==> flow/design.v <==
module arctan #
	(
		parameter integer C_S00_AXIS_TDATA_WIDTH	= 32,
		parameter integer C_M00_AXIS_TDATA_WIDTH	= 32,
    parameter integer ITERATIONS = 16
	)
	(
		input wire  s00_axis_aclk, s00_axis_aresetn,
		input wire  s00_axis_tlast, s00_axis_tvalid,
		input wire [C_S00_AXIS_TDATA_WIDTH-1 : 0] s00_axis_tdata,
		input wire [(C_S00_AXIS_TDATA_WIDTH/8)-1: 0] s00_axis_tstrb,
		output logic  s00_axis_tready,
		input wire  m00_axis_aclk, m00_axis_aresetn,
		input wire  m00_axis_tready,
		output logic  m00_axis_tvalid, m00_axis_tlast,
		output logic [C_M00_AXIS_TDATA_WIDTH-1 : 0] m00_axis_tdata,
		output logic [(C_M00_AXIS_TDATA_WIDTH/8)-1: 0] m00_axis_tstrb
	);
  parameter int PI_15 = 102943;
  logic m00_axis_tvalid_reg, m00_axis_tlast_reg;
  logic [C_M00_AXIS_TDATA_WIDTH-1 : 0] m00_axis_tdata_reg;
  logic [(C_M00_AXIS_TDATA_WIDTH/8)-1: 0] m00_axis_tstrb_reg;
  logic signed [(C_S00_AXIS_TDATA_WIDTH/2)-1:0] x_pipe [ITERATIONS-1:0];
  logic signed [(C_S00_AXIS_TDATA_WIDTH/2)-1:0] y_pipe [ITERATIONS-1:0];
  logic signed [(C_S00_AXIS_TDATA_WIDTH)-1:0] phase [ITERATIONS-1:0];
  logic [ITERATIONS-1:0] valid_pipe, tlast_pipe;
  logic [(C_S00_AXIS_TDATA_WIDTH/8)-1:0] strobe_pipe [ITERATIONS-1:0];
  assign s00_axis_tready = m00_axis_tready || ~valid_pipe[ITERATIONS-1];
  assign m00_axis_tvalid = valid_pipe[ITERATIONS-1];
  assign m00_axis_tlast = tlast_pipe[ITERATIONS-1];
  assign m00_axis_tstrb = strobe_pipe[ITERATIONS-1];
  logic signed [(C_S00_AXIS_TDATA_WIDTH/2)-1:0] atan_lut [ITERATIONS-1:0];
  always_comb begin
        atan_lut[0] = 16'h6487;   
        atan_lut[1] = 16'h3B58;   
        atan_lut[2] = 16'h1F5B;   
        atan_lut[3] = 16'h0FEA;   
        atan_lut[4] = 16'h07FD;   
        atan_lut[5] = 16'h03FF;   
        atan_lut[6] = 16'h01FF;   
        atan_lut[7] = 16'h00FF;   
        atan_lut[8] = 16'h007F;   
        atan_lut[9] = 16'h003F;   
        atan_lut[10] = 16'h001F;   
        atan_lut[11] = 16'h000F;   
        atan_lut[12] = 16'h0007;   
        atan_lut[13] = 16'h0003;   
        atan_lut[14] = 16'h0001;   
        atan_lut[15] = 16'h0000;   
  end
  wire signed [(C_S00_AXIS_TDATA_WIDTH/2)-1:0] x_in = s00_axis_tdata[(C_S00_AXIS_TDATA_WIDTH/2)-1: 0];
  wire signed [(C_S00_AXIS_TDATA_WIDTH/2)-1:0] y_in = s00_axis_tdata[C_S00_AXIS_TDATA_WIDTH-1:(C_S00_AXIS_TDATA_WIDTH/2)];
  assign m00_axis_tdata = phase[ITERATIONS-1];
  always_ff @(posedge s00_axis_aclk)begin
    if (s00_axis_aresetn==0)begin
      for (int i = 0; i < ITERATIONS; i++) begin
                x_pipe[i] <= '0;
                y_pipe[i] <= '0;
                phase[i] <= '0;
                valid_pipe[i] <= 1'b0;
                strobe_pipe[i] <= '0;
                tlast_pipe[i] <= 1'b0;
      end
    end else begin
      if (s00_axis_tready)begin
        if (s00_axis_tvalid) begin
            if ((x_in < 0 ) && (y_in< 0)) begin
              x_pipe[0] <= -x_in;
              y_pipe[0] <= -y_in;
              phase[0] <= -PI_15;
            end else if ((x_in < 0 ) && (y_in >= 0)) begin
              x_pipe[0] <= -x_in;
              y_pipe[0] <= -y_in;
              phase[0] <= PI_15;
            end else begin
              x_pipe[0] <= x_in;
              y_pipe[0] <= y_in;
              phase[0] <= '0;
            end
            valid_pipe[0] <= 1'b1;
            tlast_pipe[0] <= s00_axis_tlast;
            strobe_pipe[0] <= s00_axis_tstrb;
        end else begin
            valid_pipe[0] <= 1'b0;
            tlast_pipe[0] <= 1'b0;
            strobe_pipe[0] <= '0;
        end
        for (int i = 1; i < ITERATIONS; i++) begin
            if (valid_pipe[i-1]) begin
              if (y_pipe[i-1] >= 0) begin
                x_pipe[i] <= x_pipe[i-1] + (y_pipe[i-1] >>> i-1);
                y_pipe[i] <= y_pipe[i-1] - (x_pipe[i-1] >>> i-1);
                phase[i] <= phase[i-1] + atan_lut[i-1];
              end else begin
                x_pipe[i] <= x_pipe[i-1] - (y_pipe[i-1] >>> i-1);
                y_pipe[i] <= y_pipe[i-1] + (x_pipe[i-1] >>> i-1);
                phase[i] <= phase[i-1] - atan_lut[i-1];
              end
              valid_pipe[i] <= valid_pipe[i-1];
              strobe_pipe[i] <= strobe_pipe[i-1];
              tlast_pipe[i] <= tlast_pipe[i-1];
            end else begin
              valid_pipe[i] <= 0;
              strobe_pipe[i] <= 0;
              tlast_pipe[i] <= 0;
            end
        end
      end
    end
  end
endmodule
Ticket comment

* From RTL to reports: arctan
Module arctan before and after one edit of its RTL, step after step. Lines under "original" count in the file above, lines under "edited" in the edited file. "change": "edited" minus "original" as printed here. Operators carry their Yosys type and port widths (W data, S select, Z words). The mark n/a stands for no value.
Design: top arctan, clock s00_axis_aclk, library sky130hd, library corner tt_025C_1v80

* The edit
Unified diff, file above to edited file. The edited RTL no longer does the same as the RTL above: the edit was made by script, with no optimisation intended.
begin of diff
@@ -65,5 +65,5 @@
       if (s00_axis_tready)begin
         if (s00_axis_tvalid) begin
-            if ((x_in < 0 ) && (y_in< 0)) begin
+            if ((x_in < 0 ) && (y_in!= 0)) begin
               x_pipe[0] <= -x_in;
               y_pipe[0] <= -y_in;
end of diff

* Word level
Yosys after proc, flatten, opt, wreduce and memory -nomap, before mapping. Enables and synchronous resets that opt folds into registers are not counted as muxes. Print and check cells are not counted. Equal cells are merged and count once.
Bit counts:
- cells after elaboration | original 312, edited 312, change 0
- register bits | original 1072, edited 1072, change 0
- bits in read-only memories | original 0, edited 0, change 0
- memories kept | original 0, edited 0, change 0
- clocked read ports x word width | original 0, edited 0, change 0
- output and inout bits | original 39, edited 39, change 0
- RAM bits | original 0, edited 0, change 0
- latch bits | original 0, edited 0, change 0
Operators by class:
- shifts and indexed selects | original 0, edited 0, change 0
- div/mod/pow operators | original 0, edited 0, change 0
- mux-type cells | original 96, edited 96, change 0
- add/sub/neg operators | original 85, edited 85, change 0
- multiply operators | original 0, edited 0, change 0
- reduce/logical cells | original 19, edited 20, change +1
- bitwise gates (word level) | original 1, edited 1, change 0
- order comparisons | original 18, edited 17, change -1
- eq/ne operators | original 0, edited 0, change 0
Operators by type and width:
- $lt A16 B1 Y1 const B | original 2, edited 1, change -1
- $reduce_bool A16 Y1 | original 0, edited 1, change +1
- $mux W1 | original 32, edited 32, change 0
- $mux W16 | original 31, edited 31, change 0
- $ge A16 B1 Y1 const B | original 16, edited 16, change 0
- $mux W32 | original 16, edited 16, change 0
- $mux W4 | original 16, edited 16, change 0
- $reduce_and A2 Y1 | original 16, edited 16, change 0
- $add A16 B10 Y16 | original 2, edited 2, change 0
- $add A16 B11 Y16 | original 2, edited 2, change 0
- $add A16 B12 Y16 | original 2, edited 2, change 0
- $add A16 B13 Y16 | original 2, edited 2, change 0
- $add A16 B14 Y16 | original 2, edited 2, change 0
- $add A16 B15 Y16 | original 2, edited 2, change 0
- $add A16 B4 Y16 | original 2, edited 2, change 0
- $add A16 B5 Y16 | original 2, edited 2, change 0
- $add A16 B6 Y16 | original 2, edited 2, change 0
- $add A16 B7 Y16 | original 2, edited 2, change 0
- $add A16 B8 Y16 | original 2, edited 2, change 0
- $add A16 B9 Y16 | original 2, edited 2, change 0
- $logic_and A1 B1 Y1 | original 2, edited 2, change 0
- $neg A16 Y16 | original 2, edited 2, change 0
- $sub A16 B10 Y16 | original 2, edited 2, change 0
- $sub A16 B11 Y16 | original 2, edited 2, change 0
- $sub A16 B12 Y16 | original 2, edited 2, change 0
- $sub A16 B13 Y16 | original 2, edited 2, change 0
- $sub A16 B14 Y16 | original 2, edited 2, change 0
- $sub A16 B15 Y16 | original 2, edited 2, change 0
The list need not be complete.

* Logic depth
Longest topological path by Yosys (ltp), each cell counted once; first at word level (registers and memories cut), then after technology mapping (sequential cells cut; the memories' decode and read muxes count).
Depth:
- depth in word-level cells | original 4, edited 4, change 0
- ABC_AREA | original 0, edited 0
- depth in mapped cells | original 22, edited 20, change -2

* Netlist
The flow's flattened synthesis, as Yosys stat reports it; memories are mapped. The netlist is that of the ABC_AREA named above (0 if unset); the other value can give another one.
Cells by type:
- sky130_fd_sc_hd__a21oi_1 | original 1145, edited 1020, change -125
- sky130_fd_sc_hd__o21ai_1 | original 164, edited 62, change -102
- sky130_fd_sc_hd__o21ai_0 | original 368, edited 456, change +88
- sky130_fd_sc_hd__nand2_1 | original 1662, edited 1586, change -76
- sky130_fd_sc_hd__or3_1 | original 119, edited 195, change +76
- sky130_fd_sc_hd__xnor2_1 | original 650, edited 587, change -63
- sky130_fd_sc_hd__nand3_1 | original 379, edited 423, change +44
- sky130_fd_sc_hd__o31ai_1 | original 87, edited 118, change +31
- sky130_fd_sc_hd__a211oi_1 | original 177, edited 207, change +30
- sky130_fd_sc_hd__clkbuf_1 | original 585, edited 557, change -28
- sky130_fd_sc_hd__nor3_1 | original 249, edited 277, change +28
- sky130_fd_sc_hd__o211ai_1 | original 62, edited 89, change +27
- sky130_fd_sc_hd__a22o_1 | original 11, edited 38, change +27
- sky130_fd_sc_hd__and2_1 | original 53, edited 77, change +24
- sky130_fd_sc_hd__o21bai_1 | original 75, edited 52, change -23
- sky130_fd_sc_hd__a21boi_0 | original 13, edited 36, change +23
- sky130_fd_sc_hd__xor2_1 | original 328, edited 307, change -21
- sky130_fd_sc_hd__inv_1 | original 319, edited 340, change +21
The list need not be complete.
Mapped netlist:
- chip area (Yosys) (µm²) | original 76343.2, edited 77505.6, change +1162.4
- mapped flip-flops | original 1001, edited 1001, change 0
- mapped cells | original 10398, edited 10503, change +105

* Worst setup path after synthesis
OpenSTA on the mapped netlist: ideal clock, no wires. The path of least setup slack (recovery checks aside). Input and output delay are each 20% of the period. Register names are those of the netlist, which keeps one name where synthesis merged equal registers.
Timing after synthesis:
- kind | original reg2reg, edited reg2reg
- start | original register y_pipe[11][15], edited register y_pipe[6][15]
- end | original register x_pipe[12][14], edited register x_pipe[7][14]
- data required time (ps) | original 4873, edited 4870, change -3
- setup time (ps) | original 127, edited 130, change +3
- stages | original 21, edited 19, change -2
- delay of the path (ps) | original 4837, edited 4490, change -347
- arrival time (ps) | original 4710, edited 4360, change -350
- launch time at the first pin (ps) | original 0, edited 0, change 0
- setup slack (ps) | original 163, edited 510, change +347
- clock period (ps) | original 5000, edited 5000, change 0
- period reached after synthesis (ps) | original 4837, edited 4490, change -347
"delay of the path" is the arrival time less input delay plus setup time. "stages" counts driving pins, that of a launching flip-flop among them; a cell with two outputs on the path counts twice. "period reached after synthesis" is the clock period less the worst setup slack; recovery checks do not enter. This is arithmetic on one report: input and output delays are still those of the set period (20% each). Between the ends stands the longest chain of elaborated cells between them, by number of cells; it is not shown to be the way that was timed. Of several equally long chains one is given. Each line given opens the expression or statement behind the cell; cells for indexed reads and writes are added by Yosys, which also makes memories of some case tables. A register here has more assigning lines than the two given.
On the way, after synthesis, original: cell sequence sky130_fd_sc_hd__dfxtp_1 -> sky130_fd_sc_hd__clkbuf_1 -> sky130_fd_sc_hd__clkbuf_1 -> sky130_fd_sc_hd__clkbuf_1 -> sky130_fd_sc_hd__buf_1 -> sky130_fd_sc_hd__clkbuf_1 -> sky130_fd_sc_hd__clkbuf_1 -> sky130_fd_sc_hd__buf_1 -> sky130_fd_sc_hd__o21ai_0 -> sky130_fd_sc_hd__fa_1 -> sky130_fd_sc_hd__a21o_1 -> sky130_fd_sc_hd__a21oi_1 -> sky130_fd_sc_hd__o21bai_1 -> sky130_fd_sc_hd__a21oi_1 -> sky130_fd_sc_hd__o21bai_1 -> sky130_fd_sc_hd__a41o_1 -> sky130_fd_sc_hd__o41a_1 -> sky130_fd_sc_hd__nand3_1 -> sky130_fd_sc_hd__nand2_1 -> sky130_fd_sc_hd__nand4b_1 -> sky130_fd_sc_hd__o211ai_1, cells in the longest elaborated chain 2, elaborated cells on any way between the ends 4
RTL lines, path after synthesis, original:
- from (decl) | RTL line 24 | logic signed [(C_S00_AXIS_TDATA_WIDTH/2)-1:0] y_pipe [ITERATIONS-1:0];
- from (assign) | RTL line 92 | y_pipe[i] <= y_pipe[i-1] - (x_pipe[i-1] >>> i-1);
- from (assign) | RTL line 96 | y_pipe[i] <= y_pipe[i-1] + (x_pipe[i-1] >>> i-1);
- $sub A16 B5 Y16 | RTL line 95 | x_pipe[i] <= x_pipe[i-1] - (y_pipe[i-1] >>> i-1);
- $mux W16 | RTL line 90 | if (y_pipe[i-1] >= 0) begin
- to (assign) | RTL line 91 | x_pipe[i] <= x_pipe[i-1] + (y_pipe[i-1] >>> i-1);
- to (assign) | RTL line 95
- to (decl) | RTL line 23 | logic signed [(C_S00_AXIS_TDATA_WIDTH/2)-1:0] x_pipe [ITERATIONS-1:0];
On the way, after synthesis, edited: cell sequence sky130_fd_sc_hd__dfxtp_1 -> sky130_fd_sc_hd__buf_2 -> sky130_fd_sc_hd__clkbuf_1 -> sky130_fd_sc_hd__clkbuf_1 -> sky130_fd_sc_hd__clkbuf_1 -> sky130_fd_sc_hd__clkbuf_1 -> sky130_fd_sc_hd__buf_1 -> sky130_fd_sc_hd__o21ai_0 -> sky130_fd_sc_hd__fa_1 -> sky130_fd_sc_hd__a21o_1 -> sky130_fd_sc_hd__a21o_1 -> sky130_fd_sc_hd__a21o_1 -> sky130_fd_sc_hd__a21o_1 -> sky130_fd_sc_hd__a21oi_1 -> sky130_fd_sc_hd__o21ai_0 -> sky130_fd_sc_hd__o41ai_1 -> sky130_fd_sc_hd__o21ai_0 -> sky130_fd_sc_hd__nand4b_1 -> sky130_fd_sc_hd__o211ai_1, cells in the longest elaborated chain 2, elaborated cells on any way between the ends 4
RTL lines, path after synthesis, edited:
- from (decl) | RTL line 24 | logic signed [(C_S00_AXIS_TDATA_WIDTH/2)-1:0] y_pipe [ITERATIONS-1:0];
- from (assign) | RTL line 92 | y_pipe[i] <= y_pipe[i-1] - (x_pipe[i-1] >>> i-1);
- from (assign) | RTL line 96 | y_pipe[i] <= y_pipe[i-1] + (x_pipe[i-1] >>> i-1);
- $sub A16 B10 Y16 | RTL line 95 | x_pipe[i] <= x_pipe[i-1] - (y_pipe[i-1] >>> i-1);
- $mux W16 | RTL line 90 | if (y_pipe[i-1] >= 0) begin
- to (assign) | RTL line 91 | x_pipe[i] <= x_pipe[i-1] + (y_pipe[i-1] >>> i-1);
- to (assign) | RTL line 95
- to (decl) | RTL line 23 | logic signed [(C_S00_AXIS_TDATA_WIDTH/2)-1:0] x_pipe [ITERATIONS-1:0];

* Path in the finished layout
Path of least setup slack in the final report of the runs of pair A (OpenROAD, finished layout, wires in). Where an end is a register, its clock arrival counts in the times. The path's times are printed in steps of 10 ps; the period is the one set.
Timing post-layout:
- kind | original reg2reg, edited reg2reg
- start | original register y_pipe[9][15], edited register y_pipe[2][15]
- end | original register phase[10][31], edited register phase[3][24]
- setup slack (ps) | original 630, edited 820, change +190
- launch time at the first pin (ps) | original 750, edited 770, change +20
- stages | original 13, edited 13, change 0
- setup time (ps) | original 120, edited 60, change -60
- data required time (ps) | original 5620, edited 5700, change +80
- clock period (ps) | original 5000, edited 5000, change 0
- arrival time (ps) | original 4990, edited 4880, change -110
Between the ends stands the longest chain of elaborated cells between them, by number of cells; it is not shown to be the way that was timed. Of several equally long chains one is given. A register here has more assigning lines than the two given.
On the way, post-layout, original: cell sequence sky130_fd_sc_hd__dfxtp_1 -> sky130_fd_sc_hd__ha_1 -> sky130_fd_sc_hd__and4_1 -> sky130_fd_sc_hd__a221o_1 -> sky130_fd_sc_hd__a221oi_1 -> sky130_fd_sc_hd__o211ai_1 -> sky130_fd_sc_hd__a41oi_1 -> sky130_fd_sc_hd__a21oi_1 -> sky130_fd_sc_hd__and4_1 -> sky130_fd_sc_hd__a2111oi_2 -> sky130_fd_sc_hd__a21oi_1 -> sky130_fd_sc_hd__xnor2_1 -> sky130_fd_sc_hd__a21oi_1, cells in the longest elaborated chain 2, elaborated cells on any way between the ends 2
RTL lines, path post-layout, original:
- from (decl) | RTL line 24 | logic signed [(C_S00_AXIS_TDATA_WIDTH/2)-1:0] y_pipe [ITERATIONS-1:0];
- from (assign) | RTL line 92 | y_pipe[i] <= y_pipe[i-1] - (x_pipe[i-1] >>> i-1);
- from (assign) | RTL line 96 | y_pipe[i] <= y_pipe[i-1] + (x_pipe[i-1] >>> i-1);
- $ge A16 B1 Y1 | RTL line 90 | if (y_pipe[i-1] >= 0) begin
- $mux W32 | RTL line 90
- to (assign) | RTL line 93 | phase[i] <= phase[i-1] + atan_lut[i-1];
- to (assign) | RTL line 97 | phase[i] <= phase[i-1] - atan_lut[i-1];
- to (decl) | RTL line 25 | logic signed [(C_S00_AXIS_TDATA_WIDTH)-1:0] phase [ITERATIONS-1:0];
On the way, post-layout, edited: cell sequence sky130_fd_sc_hd__dfxtp_2 -> sky130_fd_sc_hd__inv_1 -> sky130_fd_sc_hd__ha_1 -> sky130_fd_sc_hd__o211ai_1 -> sky130_fd_sc_hd__a2111oi_0 -> sky130_fd_sc_hd__a211oi_1 -> sky130_fd_sc_hd__o21ai_1 -> sky130_fd_sc_hd__nand2_1 -> sky130_fd_sc_hd__a2111oi_1 -> sky130_fd_sc_hd__mux2i_1 -> sky130_fd_sc_hd__xor2_1 -> sky130_fd_sc_hd__nand2_1 -> sky130_fd_sc_hd__a21oi_1, cells in the longest elaborated chain 2, elaborated cells on any way between the ends 2
RTL lines, path post-layout, edited:
- from (decl) | RTL line 24 | logic signed [(C_S00_AXIS_TDATA_WIDTH/2)-1:0] y_pipe [ITERATIONS-1:0];
- from (assign) | RTL line 92 | y_pipe[i] <= y_pipe[i-1] - (x_pipe[i-1] >>> i-1);
- from (assign) | RTL line 96 | y_pipe[i] <= y_pipe[i-1] + (x_pipe[i-1] >>> i-1);
- $ge A16 B1 Y1 | RTL line 90 | if (y_pipe[i-1] >= 0) begin
- $mux W32 | RTL line 90
- to (assign) | RTL line 93 | phase[i] <= phase[i-1] + atan_lut[i-1];
- to (assign) | RTL line 97 | phase[i] <= phase[i-1] - atan_lut[i-1];
- to (decl) | RTL line 25 | logic signed [(C_S00_AXIS_TDATA_WIDTH)-1:0] phase [ITERATIONS-1:0];

* Measured runs
Both versions went through the flow (Yosys, OpenROAD) with the same settings in each pair. Constraints: input delay and output delay 20% of the set period each, output load 0.01 pF.
Settings, pair A: CORE_UTILIZATION 40, period_ns 5.0, CAP_MARGIN 20, CORE_MARGIN 2, SLEW_MARGIN 20
Measured results, pair A:
- post-synthesis cell area (µm²) | original 76343.2, edited 77505.6, change +1162.4
- die footprint (µm²) | original 194371.0, edited 197300.0, change +2929.0
- smallest setup slack (ps) | original 629, edited 821, change +192
- lowest hold slack (ps) | original 451, edited 441, change -10
- area of the standard cells in the finished layout (µm²) | original 82839.4, edited 84255.8, change +1416.4
- period reached (ps) | original 4371, edited 4179, change -192
Settings, pair B: CELL_PAD_IN_SITES_DETAIL_PLACEMENT 0, CORE_MARGIN 8, CORE_UTILIZATION 27, CTS_CLUSTER_SIZE 95, GPL_TIMING_DRIVEN 1, PLACE_DENSITY_LB_ADDON 0.19, SETUP_SLACK_MARGIN 1.48, SLEW_MARGIN 15, TNS_END_PERCENT 80, period_ns 7.06, CAP_MARGIN 20
Measured results, pair B:
- post-synthesis cell area (µm²) | original 76343.2, edited 77505.6, change +1162.4
- die footprint (µm²) | original 300025.0, edited 304456.0, change +4431.0
- smallest setup slack (ps) | original 2388, edited 2559, change +171
- lowest hold slack (ps) | original 450, edited 450, change 0
- area of the standard cells in the finished layout (µm²) | original 84240.8, edited 85751.0, change +1510.2
- period reached (ps) | original 4672, edited 4501, change -171
"period reached" means the clock period less the worst setup slack. The figure is calculated, with input and output delays left at 20% of the set period.
